==> flow/design.v <==
module axi_timer #(
  parameter AXI_ADDR_BW_p = 12     
) (
  input logic  clk,
  input logic  rst_n,
  input logic [AXI_ADDR_BW_p-1:0] i_axi_awaddr,
  input logic  i_axi_awvalid,
  input logic [31:0] i_axi_wdata,
  input logic i_axi_wvalid,
  input logic i_axi_bready,
  input logic [AXI_ADDR_BW_p-1:0] i_axi_araddr,
  input logic i_axi_arvalid,
  input logic i_axi_rready,
  output logic o_axi_awready,
  output logic o_axi_wready,
  output logic [1:0] o_axi_bresp,
  output logic o_axi_bvalid,
  output logic o_axi_arready,
  output logic [31:0] o_axi_rdata,
  output logic [1:0] o_axi_rresp,
  output logic o_axi_rvalid,
  output logic o_cnt0_en,
  output logic o_cnt0_reload,
  output logic o_cnt0_count_up,
  output logic [31:0] o_cnt0_load_value,
  output logic [31:0] o_cnt0_compare_value,
  input  logic [31:0] i_cnt0_value,
  output logic o_cnt1_en,
  output logic o_cnt1_reload,
  output logic o_cnt1_count_up,
  output logic o_cnt1_src,
  output logic [31:0] o_cnt1_load_value,
  output logic [31:0] o_cnt1_compare_value,
  input  logic [31:0] i_cnt1_value
);
  localparam logic [1:0] RESP_OKAY   = 2'b00;
  localparam logic [1:0] RESP_EXOKAY = 2'b01;
  localparam logic [1:0] RESP_SLVERR = 2'b10;
  localparam logic [1:0] RESP_DECERR = 2'b11;
  logic s_cnt0_en;
  logic s_cnt0_reload;
  logic s_cnt0_count_up;
  logic [31:0] s_cnt0_load_value;
  logic [31:0] s_cnt0_compare_value;
  logic s_cnt1_en;
  logic s_cnt1_reload;
  logic s_cnt1_count_up;
  logic s_cnt1_src;
  logic [31:0] s_cnt1_load_value;
  logic [31:0] s_cnt1_compare_value;
  assign o_cnt0_en = s_cnt0_en;
  assign o_cnt0_reload = s_cnt0_reload;
  assign o_cnt0_count_up = s_cnt0_count_up;
  assign o_cnt0_load_value = s_cnt0_load_value;
  assign o_cnt0_compare_value = s_cnt0_compare_value;
  assign o_cnt1_en = s_cnt1_en;
  assign o_cnt1_reload = s_cnt1_reload;
  assign o_cnt1_count_up = s_cnt1_count_up;
  assign o_cnt1_src = s_cnt1_src;
  assign o_cnt1_load_value = s_cnt1_load_value;
  assign o_cnt1_compare_value = s_cnt1_compare_value;
  logic [1:0]  c_axi_wresp;
  logic [3:0]  c_axi_wstrb;
  logic [31:0] c_axi_wdata;
  logic s_axi_wdata_buf_used;
  logic [31:0] s_axi_wdata_buf;
  logic [3:0]  s_axi_wstrb_buf;
  logic [1:0]  s_axi_bresp;
  logic [AXI_ADDR_BW_p-1:0] s_axi_awaddr_buf;
  logic [AXI_ADDR_BW_p-1:0] c_axi_awaddr;
  logic s_axi_awaddr_buf_used;
  logic s_axi_awvalid;
  logic s_axi_wvalid;
  logic s_axi_bvalid;
  logic s_axi_awready;
  logic s_axi_wready;
  logic s_awaddr_done;
  logic [AXI_ADDR_BW_p-1:0] s_axi_awaddr;
  assign o_axi_awready = !s_axi_awaddr_buf_used & s_axi_awvalid;
  assign o_axi_wready  = !s_axi_wdata_buf_used & s_axi_wvalid;
  logic write_response_stalled;
  logic valid_write_address;
  logic valid_write_data;
  assign write_response_stalled = o_axi_bvalid & ~i_axi_bready;
  assign valid_write_address = s_axi_awaddr_buf_used | (i_axi_awvalid & o_axi_awready);
  assign valid_write_data = s_axi_wdata_buf_used | (i_axi_wvalid & o_axi_wready);
  always_ff @(posedge clk) begin
    if (!rst_n) begin
      s_axi_awvalid <= 1'b0;
      s_axi_awaddr_buf_used <= 1'b0;
    end else begin
      s_axi_awvalid <= 1'b1;
      if (i_axi_awvalid && o_axi_awready && (write_response_stalled || !valid_write_data)) begin
        s_axi_awaddr_buf <= i_axi_awaddr;
        s_axi_awaddr_buf_used <= 1'b1;
      end else if (s_axi_awaddr_buf_used && valid_write_data && (!o_axi_bvalid || i_axi_bready)) begin
        s_axi_awaddr_buf_used <= 1'b0;
      end
    end
  end
  always_ff @(posedge clk) begin
    if (!rst_n) begin
      s_axi_wdata_buf_used <= 1'b0;
      s_axi_wvalid <= 1'b0;
    end else begin
      s_axi_wvalid <= 1'b1;
      if (i_axi_wvalid && o_axi_wready && (write_response_stalled || !valid_write_address)) begin
        s_axi_wdata_buf <= i_axi_wdata;
        s_axi_wdata_buf_used <= 1'b1;
      end else if (s_axi_wdata_buf_used && valid_write_address && (!o_axi_bvalid || i_axi_bready)) begin
        s_axi_wdata_buf_used <= 1'b0;
      end
    end
  end
  assign c_axi_awaddr = s_axi_awaddr_buf_used ? s_axi_awaddr_buf : i_axi_awaddr;
  assign c_axi_wdata  = s_axi_wdata_buf_used  ? s_axi_wdata_buf : i_axi_wdata;
  always_ff @(posedge clk) begin
    if (!rst_n) begin
      s_axi_bvalid <= 1'b0;
      s_cnt0_en <= 1'b0;
      s_cnt0_reload <= 1'b0;
      s_cnt0_count_up <= 1'b0;
      s_cnt0_load_value <= '0;
      s_cnt0_compare_value <= '0;
      s_cnt1_en <= 1'b0;
      s_cnt1_reload <= 1'b0;
      s_cnt1_count_up <= 1'b0;
      s_cnt1_src <= 1'b0;
      s_cnt1_load_value <= '0;
      s_cnt1_compare_value <= '0;
    end else begin
      if (valid_write_address && valid_write_data && (!o_axi_bvalid || i_axi_bready)) begin
        s_axi_bresp <= RESP_OKAY;
        s_axi_bvalid <= 1'b1;
        case (c_axi_awaddr[AXI_ADDR_BW_p-1:2])
          'd0 : begin
            s_cnt0_en <= c_axi_wdata[0];
            s_cnt0_reload <= c_axi_wdata[1];
            s_cnt0_count_up <= c_axi_wdata[2];
          end
          'd1 : begin
            s_cnt0_load_value <= c_axi_wdata;
          end
          'd2 : begin
            s_cnt0_compare_value <= c_axi_wdata;
          end
          'd4 : begin
            s_cnt1_en <= c_axi_wdata[0];
            s_cnt1_reload <= c_axi_wdata[1];
            s_cnt1_count_up <= c_axi_wdata[2];
            s_cnt1_src <= c_axi_wdata[3]; 
          end
          'd5 : begin
            s_cnt1_load_value <= c_axi_wdata;
          end
          'd6 : begin
            s_cnt1_compare_value <= c_axi_wdata;
          end
          default: begin
            s_axi_bresp <= RESP_SLVERR;
          end
        endcase
      end else if (o_axi_bvalid && i_axi_bready && !(valid_write_address && valid_write_data)) begin
        s_axi_bvalid <= 1'b0;
      end
    end
  end
  assign o_axi_bresp = s_axi_bresp;
  assign o_axi_bvalid = s_axi_bvalid;
  logic s_axi_rvalid;
  logic [31:0] s_axi_rdata;
  logic [1:0] s_axi_rresp;
  logic s_axi_arready;
  logic [AXI_ADDR_BW_p-1:0] s_araddr_buf;
  logic s_araddr_buf_used;
  logic [AXI_ADDR_BW_p-1:0] c_axi_araddr;
  always_ff @(posedge clk) begin
    if (!rst_n) begin
      s_araddr_buf_used <= 1'b0;
      s_axi_arready <= 1'b0;
    end else begin
      s_axi_arready <= 1'b1;
      if (i_axi_arvalid && o_axi_arready && o_axi_rvalid && !i_axi_rready) begin
        s_araddr_buf <= i_axi_araddr;
        s_araddr_buf_used <= 1'b1;
      end 
      else if (s_araddr_buf_used && (!o_axi_rvalid || i_axi_rready)) begin
        s_araddr_buf_used <= 1'b0;
      end
    end
  end
  assign c_axi_araddr = s_araddr_buf_used ? s_araddr_buf : i_axi_araddr;
  assign o_axi_arready = !s_araddr_buf_used & s_axi_arready;
  always_ff @(posedge clk) begin
    if (!rst_n) begin
      s_axi_rvalid <= 1'b0;
    end else begin
      if ((s_araddr_buf_used || (i_axi_arvalid && o_axi_arready)) && (!o_axi_rvalid || i_axi_rready)) begin
        s_axi_rresp <= RESP_OKAY;
        s_axi_rvalid <= 1'b1;
        s_axi_rdata <= '0;
        case (c_axi_araddr[AXI_ADDR_BW_p-1:2])
          'd0 : begin
            s_axi_rdata[0] <= s_cnt0_en;
            s_axi_rdata[1] <= s_cnt0_reload;
            s_axi_rdata[2] <= s_cnt0_count_up;
          end
          'd1 : begin
            s_axi_rdata <= s_cnt0_load_value;
          end
          'd2 : begin
            s_axi_rdata <= s_cnt0_compare_value;
          end
          'd3 : begin
            s_axi_rdata <= i_cnt0_value;
          end
          'd4 : begin
            s_axi_rdata[0] <= s_cnt1_en;
            s_axi_rdata[1] <= s_cnt1_reload; 
            s_axi_rdata[2] <= s_cnt1_count_up;
            s_axi_rdata[3] <= s_cnt1_src; 
          end
          'd5 : begin
            s_axi_rdata <= s_cnt1_load_value;
          end
          'd6 : begin
            s_axi_rdata <= s_cnt1_compare_value;
          end
          'd7 : begin
            s_axi_rdata <= i_cnt1_value;
          end
          default: begin
            s_axi_rdata <= 32'hdeaddead;
            s_axi_rresp <= RESP_SLVERR;
          end
        endcase
      end else if (o_axi_rvalid && i_axi_rready && !s_araddr_buf_used && !(i_axi_arvalid && o_axi_arready)) begin
        s_axi_rvalid <= 1'b0;
      end
    end
  end
  assign o_axi_rdata = s_axi_rdata;
  assign o_axi_rresp = s_axi_rresp;
  assign o_axi_rvalid = s_axi_rvalid;
endmodule
module timer_counter (
  input logic clk,
  input logic rst_n,
  input logic i_cnt0_en,
  input logic i_cnt0_reload,
  input logic i_cnt0_count_up,
  input logic [31:0] i_cnt0_load_value,
  input logic [31:0] i_cnt0_compare_value,
  input logic i_cnt1_en,
  input logic i_cnt1_reload,
  input logic i_cnt1_count_up,
  input logic i_cnt1_src,
  input logic [31:0] i_cnt1_load_value,
  input logic [31:0] i_cnt1_compare_value,
  output logic [31:0] o_cnt0_value,
  output logic [31:0] o_cnt1_value,
  output logic o_cnt0_done,
  output logic o_cnt1_done
);
  logic [31:0] s_cnt0_value;
  logic s_cnt0_done;
  logic [31:0] s_cnt1_value;
  logic s_cnt1_done;
  assign o_cnt0_done = s_cnt0_done & i_cnt0_en;
  assign o_cnt1_done = s_cnt1_done & i_cnt1_en; 
  assign o_cnt0_value = s_cnt0_value;
  assign o_cnt1_value = s_cnt1_value;
  always_ff @(posedge clk) begin
    if (!rst_n) begin
      s_cnt0_done <= 1'b0;
      s_cnt0_value <= '0;
    end else begin
      s_cnt0_done <= 1'b0;
      if (i_cnt0_en) begin
        if (i_cnt0_count_up) begin
          s_cnt0_value <= s_cnt0_value + 1;
        end else begin
          s_cnt0_value <= s_cnt0_value - 1;
        end
        if (s_cnt0_value == i_cnt0_compare_value) begin
          s_cnt0_done <= 1'b1;
          if (i_cnt0_reload) begin
            s_cnt0_value <= i_cnt0_load_value;
          end
        end
      end else begin
        s_cnt0_value <= i_cnt0_load_value;
      end
    end
  end
  always_ff @(posedge clk) begin
    if (!rst_n) begin
      s_cnt1_done <= 1'b0;
      s_cnt1_value <= '0;
    end else begin
      s_cnt1_done <= 1'b0;
      if (i_cnt1_en) begin
        if (!i_cnt1_src || (i_cnt1_src && s_cnt0_done)) begin
          if (i_cnt1_count_up) begin
            s_cnt1_value <= s_cnt1_value + 1;
          end else begin
            s_cnt1_value <= s_cnt1_value - 1;
          end
        end
        if (s_cnt1_value == i_cnt1_compare_value) begin
          s_cnt1_done <= 1'b1;
          if (i_cnt1_reload) begin
            s_cnt1_value <= i_cnt1_load_value;
          end
        end
      end else begin
        s_cnt1_value <= i_cnt1_load_value;
      end
    end
  end
endmodule
module axi_timer_counter_top #(
  parameter AXI_ADDR_BW_p = 12     
) (
  input logic  clk,
  input logic  rst_n,
  input logic [AXI_ADDR_BW_p-1:0] i_axi_awaddr,
  input logic  i_axi_awvalid,
  input logic [31:0] i_axi_wdata,
  input logic i_axi_wvalid,
  input logic i_axi_bready,
  input logic [AXI_ADDR_BW_p-1:0] i_axi_araddr,
  input logic i_axi_arvalid,
  input logic i_axi_rready,
  output logic o_axi_awready,
  output logic o_axi_wready,
  output logic [1:0] o_axi_bresp,
  output logic o_axi_bvalid,
  output logic o_axi_arready,
  output logic [31:0] o_axi_rdata,
  output logic [1:0] o_axi_rresp,
  output logic o_axi_rvalid,
  output logic o_cnt0_done,
  output logic o_cnt1_done
);
  logic s_cnt0_en;
  logic s_cnt0_reload;
  logic s_cnt0_count_up;
  logic [31:0] s_cnt0_load_value;
  logic [31:0] s_cnt0_compare_value;
  logic [31:0] s_cnt0_value;
  logic s_cnt1_en;
  logic s_cnt1_reload;
  logic s_cnt1_count_up;
  logic s_cnt1_src;
  logic [31:0] s_cnt1_load_value;
  logic [31:0] s_cnt1_compare_value;
  logic [31:0] s_cnt1_value;
  axi_timer #(
    .AXI_ADDR_BW_p ( AXI_ADDR_BW_p )
  ) axi_timer_inst (
    .clk                  ( clk                   ),
    .rst_n                ( rst_n                 ),
    .i_axi_awaddr         ( i_axi_awaddr          ),
    .i_axi_awvalid        ( i_axi_awvalid         ),
    .i_axi_wdata          ( i_axi_wdata           ),
    .i_axi_wvalid         ( i_axi_wvalid          ),
    .i_axi_bready         ( i_axi_bready          ),
    .i_axi_araddr         ( i_axi_araddr          ),
    .i_axi_arvalid        ( i_axi_arvalid         ),
    .i_axi_rready         ( i_axi_rready          ),
    .o_axi_awready        ( o_axi_awready         ),
    .o_axi_wready         ( o_axi_wready          ),
    .o_axi_bresp          ( o_axi_bresp           ),
    .o_axi_bvalid         ( o_axi_bvalid          ),
    .o_axi_arready        ( o_axi_arready         ),
    .o_axi_rdata          ( o_axi_rdata           ),
    .o_axi_rresp          ( o_axi_rresp           ),
    .o_axi_rvalid         ( o_axi_rvalid          ),
    .o_cnt0_en            ( s_cnt0_en             ),
    .o_cnt0_reload        ( s_cnt0_reload         ),
    .o_cnt0_count_up      ( s_cnt0_count_up       ),
    .o_cnt0_load_value    ( s_cnt0_load_value     ),
    .o_cnt0_compare_value ( s_cnt0_compare_value  ),
    .i_cnt0_value         ( s_cnt0_value          ),
    .o_cnt1_en            ( s_cnt1_en             ),
    .o_cnt1_reload        ( s_cnt1_reload         ),
    .o_cnt1_count_up      ( s_cnt1_count_up       ),
    .o_cnt1_src           ( s_cnt1_src            ),
    .o_cnt1_load_value    ( s_cnt1_load_value     ),
    .o_cnt1_compare_value ( s_cnt1_compare_value  ),
    .i_cnt1_value         ( s_cnt1_value          )
  );
  timer_counter timer_counter_inst (
    .clk                  ( clk                   ),
    .rst_n                ( rst_n                 ),
    .i_cnt0_en            ( s_cnt0_en             ),
    .i_cnt0_reload        ( s_cnt0_reload         ),
    .i_cnt0_count_up      ( s_cnt0_count_up       ),
    .i_cnt0_load_value    ( s_cnt0_load_value     ),
    .i_cnt0_compare_value ( s_cnt0_compare_value  ),
    .o_cnt0_value         ( s_cnt0_value          ),
    .i_cnt1_en            ( s_cnt1_en             ),
    .i_cnt1_reload        ( s_cnt1_reload         ),
    .i_cnt1_count_up      ( s_cnt1_count_up       ),
    .i_cnt1_src           ( s_cnt1_src            ),
    .i_cnt1_load_value    ( s_cnt1_load_value     ),
    .i_cnt1_compare_value ( s_cnt1_compare_value  ),
    .o_cnt1_value         ( s_cnt1_value          ),
    .o_cnt0_done          ( o_cnt0_done           ),
    .o_cnt1_done          ( o_cnt1_done           )
  );
endmodule
# Tool chain data of axi_timer_counter_top
# Each step is given for the RTL above and for the edited RTL.
# Lines under "orig" count in the file above, lines under "edited" in the edited file.
# "change" is "edited" less "orig", of the values as shown; "change_rel_pct" is that difference over "orig", in percent.
# The mark n/a stands for no value.
[inputs] top="axi_timer_counter_top" clk_port="clk" library="sky130hd" lib_corner="tt_025C_1v80"

# The edit
# The edit as a unified diff against the file above.
# This change comes from a script, not from a designer. No optimisation was intended, and the edited design may behave differently.
# begin of diff
@@ -321,5 +321,5 @@
 endmodule
 module axi_timer_counter_top #(
-  parameter AXI_ADDR_BW_p = 12     
+  parameter AXI_ADDR_BW_p = 13     
 ) (
   input logic  clk,
# end of diff

# Word-level counts
# Yosys after proc, flatten, opt, wreduce and memory -nomap, before mapping. Memory bits, and registers merged into a memory's read port (data or address), are not among the register bits. Print and check cells are not counted. Equal cells are merged and count once.
[bits] element="register_bits" orig=299 edited=301 change=2 change_rel_pct=0.67
[bits] element="inputBits" orig=63 edited=65 change=2 change_rel_pct=3.17
[bits] element="output_inout_bits" orig=43 edited=43 change=0 change_rel_pct=0.00
[op_classes] element="n_addsub" orig=4 edited=4 change=0 change_rel_pct=0.00
[op_classes] element="eq_ne" orig=14 edited=14 change=0 change_rel_pct=0.00
[op_classes] element="n_mux" orig=32 edited=32 change=0 change_rel_pct=0.00
[op_classes] element="logic" orig=11 edited=11 change=0 change_rel_pct=0.00
[op_classes] element="n_reduce_logical" orig=61 edited=61 change=0 change_rel_pct=0.00
[ops] op="10-bit by 3-bit equality test with 1-bit output (second input constant)" orig=7 edited=0 change=-7 change_rel_pct=-100.00
[ops] op="11-bit by 3-bit equality test with 1-bit output (second input constant)" orig=0 edited=7 change=7
[ops] op="10-bit by 2-bit equality test with 1-bit output (second input constant)" orig=3 edited=0 change=-3 change_rel_pct=-100.00
[ops] op="11-bit by 2-bit equality test with 1-bit output (second input constant)" orig=0 edited=3 change=3
[ops] op="10-bit by 1-bit equality test with 1-bit output (second input constant)" orig=2 edited=0 change=-2 change_rel_pct=-100.00
[ops] op="10-bit zero test" orig=2 edited=0 change=-2 change_rel_pct=-100.00
[ops] op="12-bit two-way mux" orig=2 edited=0 change=-2 change_rel_pct=-100.00
[ops] op="11-bit by 1-bit equality test with 1-bit output (second input constant)" orig=0 edited=2 change=2
[ops] op="11-bit zero test" orig=0 edited=2 change=2
[ops] op="13-bit two-way mux" orig=0 edited=2 change=2
[ops] op="1-bit logical AND" orig=21 edited=21 change=0 change_rel_pct=0.00
[ops] op="1-bit two-way mux" orig=13 edited=13 change=0 change_rel_pct=0.00
[ops] op="2-bit AND reduction" orig=13 edited=13 change=0 change_rel_pct=0.00
[ops] op="1-bit zero test" orig=11 edited=11 change=0 change_rel_pct=0.00
[ops] op="32-bit two-way mux" orig=10 edited=10 change=0 change_rel_pct=0.00
[ops] op="1-bit bitwise AND" orig=8 edited=8 change=0 change_rel_pct=0.00
[ops] op="1-bit logical OR" orig=6 edited=6 change=0 change_rel_pct=0.00
[ops] op="2-bit nonzero test" orig=5 edited=5 change=0 change_rel_pct=0.00
[ops] op="1-bit case mux with 8-bit select" orig=4 edited=4 change=0 change_rel_pct=0.00
[ops] op="32-bit by 1-bit adder with 32-bit output (second input constant)" orig=2 edited=2 change=0 change_rel_pct=0.00
[ops] op="32-bit equality test" orig=2 edited=2 change=0 change_rel_pct=0.00
[ops] op="2-bit two-way mux" orig=2 edited=2 change=0 change_rel_pct=0.00
[ops] op="1-bit bitwise OR" orig=2 edited=2 change=0 change_rel_pct=0.00
[ops] op="32-bit by 1-bit subtractor with 32-bit output (second input constant)" orig=2 edited=2 change=0 change_rel_pct=0.00
[ops] op="1-bit inverter" orig=1 edited=1 change=0 change_rel_pct=0.00
[ops] op="28-bit case mux with 7-bit select" orig=1 edited=1 change=0 change_rel_pct=0.00
[ops] op="2-bit OR reduction" orig=1 edited=1 change=0 change_rel_pct=0.00
[ops] op="6-bit OR reduction" orig=1 edited=1 change=0 change_rel_pct=0.00
[ops] op="8-bit OR reduction" orig=1 edited=1 change=0 change_rel_pct=0.00

# Logic depth
# Longest topological path by Yosys (ltp), each cell counted once; first at word level (registers and memories cut), then after technology mapping (sequential cells cut; the memories' decode and read muxes count).
[logic_depth] element="ltp_word" orig=9 edited=9 change=0 change_rel_pct=0.00
[logic_depth] element="ABC_AREA" orig="0" edited="0"
[logic_depth] element="ltp_mapped" orig=12 edited=12 change=0 change_rel_pct=0.00
[logic_depth] element="mapped_depth_nobuf" orig=11 edited=11 change=0 change_rel_pct=0.00

# After synthesis
# Source: synth_stat.txt of the flow (Yosys; design flattened, memories mapped). It holds for the ABC_AREA given above (unset counts as 0); a run with the other value may have another netlist.
[types] type="sky130_fd_sc_hd__a21oi_1" orig=86 edited=106 change=20 change_rel_pct=23.26
[types] type="sky130_fd_sc_hd__o21a_1" orig=15 edited=7 change=-8 change_rel_pct=-53.33
[types] type="sky130_fd_sc_hd__clkbuf_1" orig=81 edited=88 change=7 change_rel_pct=8.64
[types] type="sky130_fd_sc_hd__xnor2_1" orig=30 edited=37 change=7 change_rel_pct=23.33
[types] type="sky130_fd_sc_hd__nor4_1" orig=20 edited=27 change=7 change_rel_pct=35.00
[types] type="sky130_fd_sc_hd__nand3_1" orig=46 edited=52 change=6 change_rel_pct=13.04
[types] type="sky130_fd_sc_hd__a31oi_1" orig=20 edited=14 change=-6 change_rel_pct=-30.00
[types] type="sky130_fd_sc_hd__o31a_1" orig=7 edited=1 change=-6 change_rel_pct=-85.71
[types] type="sky130_fd_sc_hd__mux2i_1" orig=58 edited=63 change=5 change_rel_pct=8.62
[types] type="sky130_fd_sc_hd__buf_2" orig=14 edited=9 change=-5 change_rel_pct=-35.71
[types] type="sky130_fd_sc_hd__o21bai_1" orig=9 edited=4 change=-5 change_rel_pct=-55.56
[types] type="sky130_fd_sc_hd__nor3_1" orig=21 edited=17 change=-4 change_rel_pct=-19.05
[types] type="sky130_fd_sc_hd__nand2b_1" orig=14 edited=10 change=-4 change_rel_pct=-28.57
[types] type="sky130_fd_sc_hd__nand4_1" orig=14 edited=18 change=4 change_rel_pct=28.57
[types] type="sky130_fd_sc_hd__or3_1" orig=6 edited=2 change=-4 change_rel_pct=-66.67
[types] type="sky130_fd_sc_hd__a311oi_1" orig=5 edited=9 change=4 change_rel_pct=80.00
[types] type="sky130_fd_sc_hd__nor3b_1" orig=5 edited=1 change=-4 change_rel_pct=-80.00
[types] type="sky130_fd_sc_hd__xor2_1" orig=79 edited=82 change=3 change_rel_pct=3.80
# The list need not be complete.
[synth_totals] element="stdcells" orig=1627 edited=1641 change=14 change_rel_pct=0.86
[synth_totals] element="yosys_area_mm2" orig=0.0153647 edited=0.0154361 change=0.0000714 change_rel_pct=0.46
[synth_totals] element="ff_cells" orig=293 edited=295 change=2 change_rel_pct=0.68
# By module: a second synthesis without flattening, with its own total; a netlist apart from the flattened one above.
[hier_totals] element="cells_unflattened" orig=1752 edited=1764 change=12 change_rel_pct=0.68
[hier_totals] element="hier_area_mm2" orig=0.0163081 edited=0.016726 change=0.0004179 change_rel_pct=2.56
# Each row is one instance without its submodules.
[modules_orig] module="axi_timer (AXI_ADDR_BW_p=12)" instances=1 n_cells=904 area_mm2=0.009862 seq_area_mm2=0.0054052
[modules_orig] module="timer_counter" instances=1 n_cells=848 area_mm2=0.0064462 seq_area_mm2=0.0013213
[modules_orig] module="axi_timer_counter_top" instances=1 n_cells=0 area_mm2=0 seq_area_mm2=0
[modules_edited] module="axi_timer (AXI_ADDR_BW_p=13)" instances=1 n_cells=916 area_mm2=0.0102799 seq_area_mm2=0.0054652
[modules_edited] module="timer_counter" instances=1 n_cells=848 area_mm2=0.0064462 seq_area_mm2=0.0013213
[modules_edited] module="axi_timer_counter_top" instances=1 n_cells=0 area_mm2=0 seq_area_mm2=0

# Timing after synthesis
# OpenSTA on the mapped netlist: ideal clock, no wires. The path of least setup slack (recovery checks aside). Input and output delay are each 20% of the period. Register names are those of the netlist, which keeps one name where synthesis merged equal registers.
[synth_path] element="path_kind" orig="input to register" edited="input to register"
[synth_path] element="from" orig="input rst_n" edited="input rst_n"
[synth_path] element="to" orig="register axi_timer_inst.s_axi_wdata_buf[0]" edited="register axi_timer_inst.s_axi_rdata[0]"
[synth_path] element="clock_period_ns" orig=5.0 edited=5.0 change=0.0 change_rel_pct=0.00
[synth_path] element="input_delay_ns" orig=1.000 edited=1.000 change=0.000 change_rel_pct=0.00
[synth_path] element="setup_ns" orig=0.513 edited=0.427 change=-0.086
[synth_path] element="t_first_pin_ns" orig=1.000 edited=1.000 change=0.000 change_rel_pct=0.00
[synth_path] element="t_arrival_ns" orig=4.726 edited=2.853 change=-1.873 change_rel_pct=-39.63
[synth_path] element="path_slack_ns" orig=-0.239 edited=1.720 change=1.959
[synth_path] element="delay_ns" orig=4.239 edited=2.280 change=-1.959 change_rel_pct=-46.21
[synth_path] element="path_stages" orig=3 edited=3 change=0 change_rel_pct=0.00
[synth_path] element="synth_period_reached_ns" orig=5.239 edited=3.28 change=-1.959 change_rel_pct=-37.39
# "delay_ns" is the arrival time less input delay plus setup time.
# "path_stages" counts driving pins, that of a launching flip-flop among them; a cell with two outputs on the path counts twice.
# "synth_period_reached_ns" is the clock period less the worst setup slack; recovery checks do not enter. This is arithmetic on one report: input and output delays are still those of the set period (20% each).
# The rows between start and end are the longest chain of elaborated cells between them; the timing report does not say that the signal goes this way. Where chains are equally long, one stands for them.
# Each line given opens the expression or statement behind the cell; cells for indexed reads and writes are added by Yosys, which also makes memories of some case tables.
# A register here has more assigning lines than the two given.
[synth_between_orig] path_cell_list="sky130_fd_sc_hd__clkbuf_1 -> sky130_fd_sc_hd__nand2_1 -> sky130_fd_sc_hd__nor4b_1" elab_chain_len=1 cells_between=1 classes_between="reduce/logical (1)"
[synth_rtl_orig] element="start, declared" line_no=326 source="input logic  rst_n,"
[synth_rtl_orig] element="2-bit AND reduction"
[synth_rtl_orig] element="end, assigned" line_no=108 source="s_axi_wdata_buf <= i_axi_wdata;"
[synth_rtl_orig] element="end, declared" line_no=66 source="logic [31:0] s_axi_wdata_buf;"
[synth_between_edited] path_cell_list="sky130_fd_sc_hd__clkbuf_1 -> sky130_fd_sc_hd__nand2b_1 -> sky130_fd_sc_hd__nor2b_1" elab_chain_len=1 cells_between=1 classes_between="reduce/logical (1)"
[synth_rtl_edited] element="start, declared" line_no=326 source="input logic  rst_n,"
[synth_rtl_edited] element="2-bit AND reduction"
[synth_rtl_edited] element="end, assigned" line_no=204 source="s_axi_rdata[0] <= s_cnt0_en;"
[synth_rtl_edited] element="end, assigned" line_no=209 source="s_axi_rdata <= s_cnt0_load_value;"
[synth_rtl_edited] element="end, declared" line_no=171 source="logic [31:0] s_axi_rdata;"

# Worst path after layout
# From the final timing report of each run of pair 1: the path of least setup slack in the routed layout; clock arrival at registers is part of the times.
[layout_path] element="path_kind" orig="register to register" edited="register to register"
[layout_path] element="from" orig="register axi_timer_inst.s_cnt0_count_up" edited="register axi_timer_inst.s_cnt1_count_up"
[layout_path] element="to" orig="register timer_counter_inst.s_cnt0_value[30]" edited="register timer_counter_inst.s_cnt1_value[30]"
[layout_path] element="clock_period_ns" orig=4.34 edited=4.34 change=0.00 change_rel_pct=0.00
[layout_path] element="setup_ns" orig=0.13 edited=0.07 change=-0.06
[layout_path] element="t_first_pin_ns" orig=0.53 edited=0.53 change=0.00 change_rel_pct=0.00
[layout_path] element="t_arrival_ns" orig=4.02 edited=3.93 change=-0.09 change_rel_pct=-2.24
[layout_path] element="path_slack_ns" orig=0.72 edited=0.86 change=0.14
[layout_path] element="path_stages" orig=13 edited=13 change=0 change_rel_pct=0.00
# The rows between start and end are the longest chain of elaborated cells between them; the timing report does not say that the signal goes this way. Where chains are equally long, one stands for them.
# A register here has more assigning lines than the two given.
[layout_between_orig] path_cell_list="sky130_fd_sc_hd__dfxtp_1 -> sky130_fd_sc_hd__inv_1 -> sky130_fd_sc_hd__ha_1 -> sky130_fd_sc_hd__nor2b_1 -> sky130_fd_sc_hd__o31a_1 -> sky130_fd_sc_hd__o31ai_1 -> sky130_fd_sc_hd__o211ai_1 -> sky130_fd_sc_hd__a211oi_1 -> sky130_fd_sc_hd__buf_4 -> sky130_fd_sc_hd__o31ai_1 -> sky130_fd_sc_hd__o21ai_0 -> sky130_fd_sc_hd__mux2i_1 -> sky130_fd_sc_hd__o211ai_1" elab_chain_len=4 cells_between=4 classes_between="mux (4)"
[layout_rtl_orig] element="start, declared" line_no=42 source="logic s_cnt0_count_up;"
[layout_rtl_orig] element="start, assigned" line_no=122 source="s_cnt0_count_up <= 1'b0;"
[layout_rtl_orig] element="start, assigned" line_no=139 source="s_cnt0_count_up <= c_axi_wdata[2];"
[layout_rtl_orig] element="32-bit two-way mux" line_no=280 source="if (i_cnt0_count_up) begin"
[layout_rtl_orig] element="32-bit two-way mux" line_no=287 source="if (i_cnt0_reload) begin"
[layout_rtl_orig] element="32-bit two-way mux" line_no=285 source="if (s_cnt0_value == i_cnt0_compare_value) begin"
[layout_rtl_orig] element="32-bit two-way mux" line_no=279 source="if (i_cnt0_en) begin"
[layout_rtl_orig] element="end, assigned" line_no=281 source="s_cnt0_value <= s_cnt0_value + 1;"
[layout_rtl_orig] element="end, assigned" line_no=283 source="s_cnt0_value <= s_cnt0_value - 1;"
[layout_rtl_orig] element="end, declared" line_no=265 source="logic [31:0] s_cnt0_value;"
[layout_between_edited] path_cell_list="sky130_fd_sc_hd__dfxtp_1 -> sky130_fd_sc_hd__inv_1 -> sky130_fd_sc_hd__buf_4 -> sky130_fd_sc_hd__ha_1 -> sky130_fd_sc_hd__a21o_1 -> sky130_fd_sc_hd__a21o_1 -> sky130_fd_sc_hd__a2111oi_0 -> sky130_fd_sc_hd__nor4_1 -> sky130_fd_sc_hd__a211oi_1 -> sky130_fd_sc_hd__nand3_1 -> sky130_fd_sc_hd__o211ai_1 -> sky130_fd_sc_hd__o21ai_0 -> sky130_fd_sc_hd__a31oi_1" elab_chain_len=5 cells_between=5 classes_between="mux (5)"
[layout_rtl_edited] element="start, declared" line_no=47 source="logic s_cnt1_count_up;"
[layout_rtl_edited] element="start, assigned" line_no=127 source="s_cnt1_count_up <= 1'b0;"
[layout_rtl_edited] element="start, assigned" line_no=150 source="s_cnt1_count_up <= c_axi_wdata[2];"
[layout_rtl_edited] element="32-bit two-way mux" line_no=304 source="if (i_cnt1_count_up) begin"
[layout_rtl_edited] element="32-bit two-way mux" line_no=303 source="if (!i_cnt1_src || (i_cnt1_src && s_cnt0_done)) begin"
[layout_rtl_edited] element="32-bit two-way mux" line_no=312 source="if (i_cnt1_reload) begin"
[layout_rtl_edited] element="32-bit two-way mux" line_no=310 source="if (s_cnt1_value == i_cnt1_compare_value) begin"
[layout_rtl_edited] element="32-bit two-way mux" line_no=302 source="if (i_cnt1_en) begin"
[layout_rtl_edited] element="end, assigned" line_no=305 source="s_cnt1_value <= s_cnt1_value + 1;"
[layout_rtl_edited] element="end, assigned" line_no=307 source="s_cnt1_value <= s_cnt1_value - 1;"
[layout_rtl_edited] element="end, declared" line_no=267 source="logic [31:0] s_cnt1_value;"

# Measured runs
# Both versions went through the flow (Yosys, OpenROAD) with the same settings in each pair. Constraints: input delay and output delay 20% of the set period each, output load 0.01 pF.
[flow_settings_pair_1] CORE_UTILIZATION=40 period_ns=4.34 CAP_MARGIN=20 CORE_MARGIN=2 SLEW_MARGIN=20
[results_pair_1] element="yosys.chip_area_mm2" orig=0.0153647 edited=0.0154361 change=0.0000714 change_rel_pct=0.46
[results_pair_1] element="final_die_area_mm2" orig=0.039996 edited=0.0401782 change=0.0001822 change_rel_pct=0.46
[results_pair_1] element="post_route_stdcell_area_mm2" orig=0.0181374 edited=0.0182425 change=0.0001051 change_rel_pct=0.58
[results_pair_1] element="worstSetupSlack_ns" orig=0.718 edited=0.863 change=0.145
[results_pair_1] element="holdWs_ns" orig=0.495 edited=0.502 change=0.007
[results_pair_1] element="final_power_w" orig=0.006011 edited=0.006162 change=0.000151 change_rel_pct=2.51
[flow_settings_pair_2] ABC_AREA=1 CELL_PAD_IN_SITES_DETAIL_PLACEMENT=1 CELL_PAD_IN_SITES_GLOBAL_PLACEMENT=1 CORE_ASPECT_RATIO=0.83 CORE_UTILIZATION=15 GPL_TIMING_DRIVEN=1 HOLD_SLACK_MARGIN=0.27 PLACE_DENSITY_LB_ADDON=0.02 SETUP_SLACK_MARGIN=0.2 period_ns=5.68 CAP_MARGIN=20 CORE_MARGIN=2 SLEW_MARGIN=20
[results_pair_2] element="yosys.chip_area_mm2" orig=0.0175318 edited=0.0178334 change=0.0003016 change_rel_pct=1.72
[results_pair_2] element="final_die_area_mm2" orig=0.11964 edited=0.121675 change=0.002035 change_rel_pct=1.70
[results_pair_2] element="post_route_stdcell_area_mm2" orig=0.0220161 edited=0.0219335 change=-0.0000826 change_rel_pct=-0.38
[results_pair_2] element="worstSetupSlack_ns" orig=2.408 edited=2.325 change=-0.083
[results_pair_2] element="holdWs_ns" orig=0.478 edited=0.480 change=0.002
[results_pair_2] element="final_power_w" orig=0.005465 edited=0.005122 change=-0.000343 change_rel_pct=-6.28
# "final_power_w" rests on the timing tool's default activity at the inputs, not on a simulated workload.
